==> flow/design.v <==
`timescale 1ns / 1ps
module cordic_single_stage #(parameter m = 6, parameter n = 10, parameter iter_length = 4)(clk, x_in, y_in, z_in, i, atan, x_out, y_out, z_out);
	input clk;
	input signed [m + n - 1:0] x_in, y_in, z_in;
	input signed [m + n - 1:0] atan;
	input [iter_length - 1:0] i;
	output reg [m + n - 1:0] x_out, y_out, z_out;
	reg signed [1:0] d;	
	always @(posedge clk) begin
		d = z_in[m + n - 1] == 1'b0 ? 1 : -1;
		x_out <= x_in - d * (y_in >>> i);
		y_out <= y_in + d * (x_in >>> i);
		z_out <= z_in - d * atan;
	end
endmodule
`timescale 1ns / 1ps
module cordic_pipeline(clk, x0, y0, z0, out_x, out_y, out_z);
	parameter M = 6;
	parameter N = 10;
	parameter ITER_BIT = 4;
	parameter ITER_COUNT = 11;
	input clk;
	input signed [M + N - 1:0] x0;
	input signed [M + N - 1:0] y0;
	input signed [M + N - 1:0] z0;
	output signed [M + N - 1:0] out_x;
	output signed [M + N - 1:0] out_y;
	output signed [M + N - 1:0] out_z;
	reg signed [M + N - 1:0] atan_lut [ITER_COUNT:0];
	initial begin
		atan_lut[0] = 16'b0000001100100100;
		atan_lut[1] = 16'b0000000111011010;
		atan_lut[2] = 16'b0000000011111010;
		atan_lut[3] = 16'b0000000001111111;
		atan_lut[4] = 16'b0000000000111111;
		atan_lut[5] = 16'b0000000000011111;
		atan_lut[6] = 16'b0000000000001111;
		atan_lut[7] = 16'b0000000000000111;
		atan_lut[8] = 16'b0000000000000011;
		atan_lut[9] = 16'b0000000000000001;
		atan_lut[10] = 16'b0000000000000000;
		atan_lut[11] = 16'b0000000000000000;
	end
	wire signed [M + N - 1:0] x_values [ITER_COUNT:0];
	wire signed [M + N - 1:0] y_values [ITER_COUNT:0];
	wire signed [M + N - 1:0] z_values [ITER_COUNT:0];
	assign x_values[0] = x0;
	assign y_values[0] = y0;
	assign z_values[0] = z0;
	genvar i;
	generate
		for (i = 0; i < ITER_COUNT; i = i + 1)
			begin
				cordic_single_stage #(.m(M), .n(N), .iter_length(ITER_BIT)) stage (
					 .clk(clk), 
					 .x_in(x_values[i]), 
					 .y_in(y_values[i]), 
					 .z_in(z_values[i]), 
					 .i(i), 
					 .atan(atan_lut[i]), 
					 .x_out(x_values[i + 1]), 
					 .y_out(y_values[i + 1]), 
					 .z_out(z_values[i + 1])
				);
			end
	endgenerate
	assign out_x = x_values[ITER_COUNT];
	assign out_y = y_values[ITER_COUNT];
	assign out_z = z_values[ITER_COUNT];
endmodule
Reports on cordic_pipeline
The steps from the RTL of cordic_pipeline to its reports follow in flow order.
Line numbers count from 1 in the design file above.
Operators: Yosys type, input widths -> output width; for muxes data width and select width s.
Cell names lack the library's common part.
{ "setup": {"design": "cordic_pipeline", "clock_port": "clk", "library": "sky130hd", "pvt_corner": "tt_025C_1v80"} }

Word-level counts
Source: Yosys, flattened and elaborated. Widths are those after wreduce; folded enables and synchronous resets count as part of the registers. Registers that Yosys merges into a memory's read port (data or address) are not register bits. Print and check cells do not count. Equal cells are merged and count once.
Yosys's memory passes give these memory sizes; they may raise the number of words (mostly to a power of two), join words into wider ones and drop unused or constant bits.
{ "op_classes": {"n_addsub": 33, "multipliers": 33, "muxes": 11} }
{ "ops": {"columns": ["cell", "count"], "rows": [
  ["$mul 2x16->16", 13],
  ["$sub 16x16->16", 14],
  ["$mul 2x14->16", 2],
  ["$mul 2x15->16", 2],
  ["$mul 2x13->15", 2],
  ["$mul 2x12->14", 2],
  ["$mul 2x11->13", 2],
  ["$add 16x16->16", 3],
  ["$mul 2x10->12", 2],
  ["$mul 2x9->11", 2],
  ["$mul 2x8->10", 2],
  ["$mul 2x7->9", 2],
  ["$mul 2x6->8", 2],
  ["$mux 2", 11],
  ["$add 16x10->16", 1],
  ["$sub 16x10->16", 1],
  ["$add 16x11->16", 1],
  ["$sub 16x11->16", 1],
  ["$add 16x12->16", 1],
  ["$sub 16x12->16", 1],
  ["$add 16x13->16", 1],
  ["$sub 16x13->16", 1],
  ["$add 16x14->16", 1],
  ["$sub 16x14->16", 1],
  ["$add 16x15->16", 1],
  ["$sub 16x15->16", 1],
  ["$add 16x8->16", 1],
  ["$sub 16x8->16", 1]
]} }
Other operator kinds: 2; their cells: 2.
{ "word_totals": {"reg_bits": 528, "wordCells": 111, "mem_count": 1, "mem_bits_ro": 160, "in_bits": 49, "out_inout_bits": 48} }
{ "mem_list": {"columns": ["name", "size", "width", "line_no", "source"], "rows": [
  ["atan_lut", 16, 10, 29, "reg signed [M + N - 1:0] atan_lut [ITER_COUNT:0];"]
]} }

Logic depth
Longest topological path by Yosys (ltp), each cell counted once; first at word level (registers and memories cut), then after technology mapping (sequential cells cut; the memories' decode and read muxes count).
{ "depth": {"ltp_word": 3, "abc_area": 0, "ltp_mapped": 15, "mapped_depth_nobuf": 14} }

Synthesis result
The flow's flattened synthesis, as Yosys stat reports it; memories are mapped. The netlist is that of the ABC_AREA named above (0 if unset); the other value can give another one.
{ "by_type": {"columns": ["type", "count", "area_total_um2"], "rows": [
  ["dfxtp_1", 528, 1.06E+04],
  ["ha_1", 787, 9.85E+03],
  ["fa_1", 236, 4.72E+03],
  ["inv_1", 832, 3.12E+03],
  ["xnor2_1", 346, 3.03E+03],
  ["a21oi_1", 348, 1741.67],
  ["nor2_1", 416, 1.56E+03],
  ["xor2_1", 135, 1.18E+03],
  ["a21o_1", 139, 1.04E+03],
  ["o21ai_0", 189, 945.907],
  ["o21a_1", 76, 570.547],
  ["nand2_1", 137, 514.243],
  ["nand2b_1", 78, 487.968],
  ["nor2b_1", 72, 450.432],
  ["o21bai_1", 57, 427.91],
  ["or2_2", 57, 356.592],
  ["nor3_1", 71, 355.341],
  ["nand3_1", 53, 265.254]
]} }
Not listed: further types 61, cells in them 439.
{ "synth_totals": {"ff_cells": 528, "area_mm2": 0.0443763, "seq_area_mm2": 0.0105701, "cells": 4996, "buf_cells": 71} }
By module: a second synthesis without flattening, with its own total; a netlist apart from the flattened one above.
{ "unflattened": {"cells_unflattened": 8164, "area_unflattened_mm2": 0.0677087} }
Each row is one instance without its submodules.
{ "by_module": {"columns": ["module", "cells", "seq_area_mm2", "area_mm2", "n_inst"], "rows": [
  ["cordic_single_stage", 742, 0.0009609, 0.0061547, 11],
  ["cordic_pipeline", 2, 0, 0.0000075, 1]
]} }

Path before layout
OpenSTA on the mapped netlist: ideal clock, no wires. The path of least setup slack (recovery checks aside). Input and output delay are each 20% of the period. Register names are those of the netlist, which keeps one name where synthesis merged equal registers.
{ "synth_timing": {"path_type": "input -> register", "from": "in z0[15]", "to": "reg genblk1[0].stage.x_out[14]", "input_delay_ns": 0.800, "delay_ns": 3.195, "setup_ns": 0.072, "arrival_time_ns": 3.923, "driving_pins": 15, "setup_slack_ns": 0.005, "t_required_ns": 3.928, "period_ns": 4.0, "t_first_pin_ns": 0.800, "path_buffers": 1, "synth_period_reached_ns": 3.995} }
"delay_ns" = arrival - input delay + setup time.
"driving_pins": output pins that drive a net of the path, with the launching flip-flop's if there is one; two outputs of one cell count as two.
"synth_period_reached_ns" is the clock period less the worst setup slack; recovery checks do not enter. This is arithmetic on one report: input and output delays are still those of the set period (20% each).
Between the ends stands the longest chain of elaborated cells between them, by number of cells; it is not shown to be the way that was timed. Of several equally long chains one is given.
Each line given opens the expression or statement behind the cell; cells for indexed reads and writes are added by Yosys, which also makes memories of some case tables.
{ "synth_between": {"path_cell_list": "inv_1 clkbuf_1 nor2_1 ha_1 fa_1 inv_1 ha_1 a21o_1 a21oi_2 o21bai_1 a2111o_1 and3_4 or2_4 a221oi_2 xnor2_1", "elab_chain_len": 3, "cells_between": 3, "lines_between": 2, "classes_between": "add/sub (1); mul (1); mux (1)"} }
{ "synth_lines": {"columns": ["element", "line_no", "source"], "rows": [
  ["start, declared", 25, "input signed [M + N - 1:0] z0;"],
  ["$mux 2", 10, "d = z_in[m + n - 1] == 1'b0 ? 1 : -1;"],
  ["$mul 2x16->16", 11, "x_out <= x_in - d * (y_in >>> i);"],
  ["$sub 16x16->16", 11, null],
  ["end, assigned", 11, null],
  ["end, declared", 7, "output reg [m + n - 1:0] x_out, y_out, z_out;"]
]} }

Path in the finished layout
Path of least setup slack in the final report of stored run 1 (OpenROAD, finished layout, wires in). Where an end is a register, its clock arrival counts in the times.
{ "layout_timing": {"path_type": "register -> register", "from": "reg genblk1[4].stage.z_out[15]", "to": "reg genblk1[5].stage.y_out[14]", "driving_pins": 14, "arrival_time_ns": 4.08, "t_first_pin_ns": 0.64, "setup_ns": 0.12, "path_buffers": 1, "period_ns": 4.0, "setup_slack_ns": 0.44, "t_required_ns": 4.52} }
Between the ends stands the longest chain of elaborated cells between them, by number of cells; it is not shown to be the way that was timed. Of several equally long chains one is given.
{ "layout_between": {"path_cell_list": "dfxtp_2 clkinvlp_4 buf_12 nor2_1 fa_1 fa_1 a21o_1 a21oi_1 o21bai_1 a2111o_1 nor3b_1 a2111oi_2 a21oi_1 xor2_1", "elab_chain_len": 3, "cells_between": 3, "lines_between": 2, "classes_between": "add/sub (1); mul (1); mux (1)"} }
{ "layout_lines": {"columns": ["element", "line_no", "source"], "rows": [
  ["start, declared", 7, "output reg [m + n - 1:0] x_out, y_out, z_out;"],
  ["start, assigned", 13, "z_out <= z_in - d * atan;"],
  ["$mux 2", 10, "d = z_in[m + n - 1] == 1'b0 ? 1 : -1;"],
  ["$mul 2x11->13", 12, "y_out <= y_in + d * (x_in >>> i);"],
  ["$add 16x13->16", 12, null],
  ["end, assigned", 12, null],
  ["end, declared", 7, null]
]} }

Appendix: measured runs

Measured data: module cordic_pipeline, platform sky130hd, 6 stored runs of the flow under differing settings, order arbitrary. Input and output delays are each 20% of the period that was set; the output load is 0.01 pF.
"clock period reached" means the clock period less the worst setup slack. The figure is calculated, with input and output delays left at 20% of the set period.
By "worst path time" is meant the share of the clock period that the worst setup path is allowed (20% is reserved at inputs, 20% at outputs), minus its slack. Clock arrival times at its registers enter into it.

==> stored run 1: settings <==
{ "CELL_PAD_IN_SITES_GLOBAL_PLACEMENT": 2, "CORE_ASPECT_RATIO": 0.95, "CORE_MARGIN": 9, "CORE_UTILIZATION": 31, "CTS_CLUSTER_DIAMETER": 99, "GPL_ROUTABILITY_DRIVEN": 0, "MAX_ROUTING_LAYER": "met4", "MIN_ROUTING_LAYER": "met2", "PLACE_DENSITY": 0.93, "SETUP_SLACK_MARGIN": 0.39, "TNS_END_PERCENT": 55, "period_ns": 4.0, "CAP_MARGIN": 20, "SLEW_MARGIN": 20 }
==> stored run 1: results <==
setup slack of the worst path: 0.444 ns
setup total negative slack: 0.000 ns
standard-cell area after routing: 0.0507512 mm²
chip area after synthesis (Yosys): 0.0443763 mm²
clock period reached: 3.556 ns
die size: 0.157098 mm²
worst path time: 3.56 ns
critical path type: register -> register
utilization of the finished layout: 35.9%
worst hold slack in the final report: 0.326 ns

==> stored run 2: settings <==
{ "ABC_AREA": 0, "CAP_MARGIN": 10, "CELL_PAD_IN_SITES_DETAIL_PLACEMENT": 1, "CORE_ASPECT_RATIO": 1.44, "CORE_UTILIZATION": 47, "GPL_TIMING_DRIVEN": 0, "MIN_ROUTING_LAYER": "met2", "PLACE_DENSITY_LB_ADDON": 0.16, "TNS_END_PERCENT": 35, "period_ns": 4.12, "CORE_MARGIN": 2, "SLEW_MARGIN": 20 }
==> stored run 2: results <==
clock period reached: 4.014 ns
standard-cell area after routing: 0.0492973 mm²
die size: 0.0969322 mm²
worst path time: 4.01 ns
critical path type: register -> register
worst hold slack in the final report: 0.348 ns
setup slack of the worst path: 0.106 ns
utilization of the finished layout: 52.5%
setup total negative slack: 0.000 ns
chip area after synthesis (Yosys): 0.0443763 mm²

==> stored run 3: settings <==
{ "CELL_PAD_IN_SITES_GLOBAL_PLACEMENT": 2, "CORE_ASPECT_RATIO": 1.43, "CORE_MARGIN": 9, "CORE_UTILIZATION": 22, "CTS_CLUSTER_DIAMETER": 156, "CTS_CLUSTER_SIZE": 59, "GPL_ROUTABILITY_DRIVEN": 1, "MAX_ROUTING_LAYER": "met5", "PLACE_DENSITY_LB_ADDON": 0.27, "TNS_END_PERCENT": 50, "period_ns": 4.0, "CAP_MARGIN": 20, "SLEW_MARGIN": 20 }
==> stored run 3: results <==
die size: 0.218462 mm²
setup total negative slack: 0.000 ns
clock period reached: 3.777 ns
worst hold slack in the final report: 0.347 ns
chip area after synthesis (Yosys): 0.0443763 mm²
standard-cell area after routing: 0.050257 mm²
utilization of the finished layout: 25.1%
setup slack of the worst path: 0.223 ns
worst path time: 2.98 ns
critical path type: input -> register

==> stored run 4: settings <==
{ "CELL_PAD_IN_SITES_GLOBAL_PLACEMENT": 2, "CORE_MARGIN": 9, "CORE_UTILIZATION": 22, "CTS_CLUSTER_DIAMETER": 156, "CTS_CLUSTER_SIZE": 59, "GPL_ROUTABILITY_DRIVEN": 0, "TNS_END_PERCENT": 50, "period_ns": 4.0, "CAP_MARGIN": 20, "SLEW_MARGIN": 20 }
==> stored run 4: results <==
chip area after synthesis (Yosys): 0.0443763 mm²
standard-cell area after routing: 0.050083 mm²
worst path time: 3.72 ns
critical path type: register -> register
die size: 0.218201 mm²
worst hold slack in the final report: 0.348 ns
clock period reached: 3.719 ns
utilization of the finished layout: 25.0%
setup total negative slack: 0.000 ns
setup slack of the worst path: 0.281 ns

==> stored run 5: settings <==
{ "CELL_PAD_IN_SITES_GLOBAL_PLACEMENT": 2, "CORE_MARGIN": 9, "CORE_UTILIZATION": 31, "CTS_CLUSTER_DIAMETER": 184, "GPL_ROUTABILITY_DRIVEN": 0, "PLACE_DENSITY_LB_ADDON": 0.17, "SETUP_SLACK_MARGIN": 0.39, "period_ns": 4.0, "CAP_MARGIN": 20, "SLEW_MARGIN": 20 }
==> stored run 5: results <==
setup slack of the worst path: 0.505 ns
utilization of the finished layout: 36.0%
worst hold slack in the final report: 0.325 ns
die size: 0.157093 mm²
clock period reached: 3.495 ns
standard-cell area after routing: 0.0511178 mm²
worst path time: 3.50 ns
critical path type: register -> register
chip area after synthesis (Yosys): 0.0443763 mm²
setup total negative slack: 0.000 ns

==> stored run 6: settings <==
{ "CORE_UTILIZATION": 23, "period_ns": 3.82, "CAP_MARGIN": 20, "CORE_MARGIN": 2, "SLEW_MARGIN": 20 }
==> stored run 6: results <==
worst path time: 3.67 ns
critical path type: register -> register
die size: 0.196471 mm²
standard-cell area after routing: 0.0511653 mm²
worst hold slack in the final report: 0.328 ns
setup total negative slack: 0.000 ns
utilization of the finished layout: 26.6%
setup slack of the worst path: 0.150 ns
clock period reached: 3.670 ns
chip area after synthesis (Yosys): 0.0443763 mm²
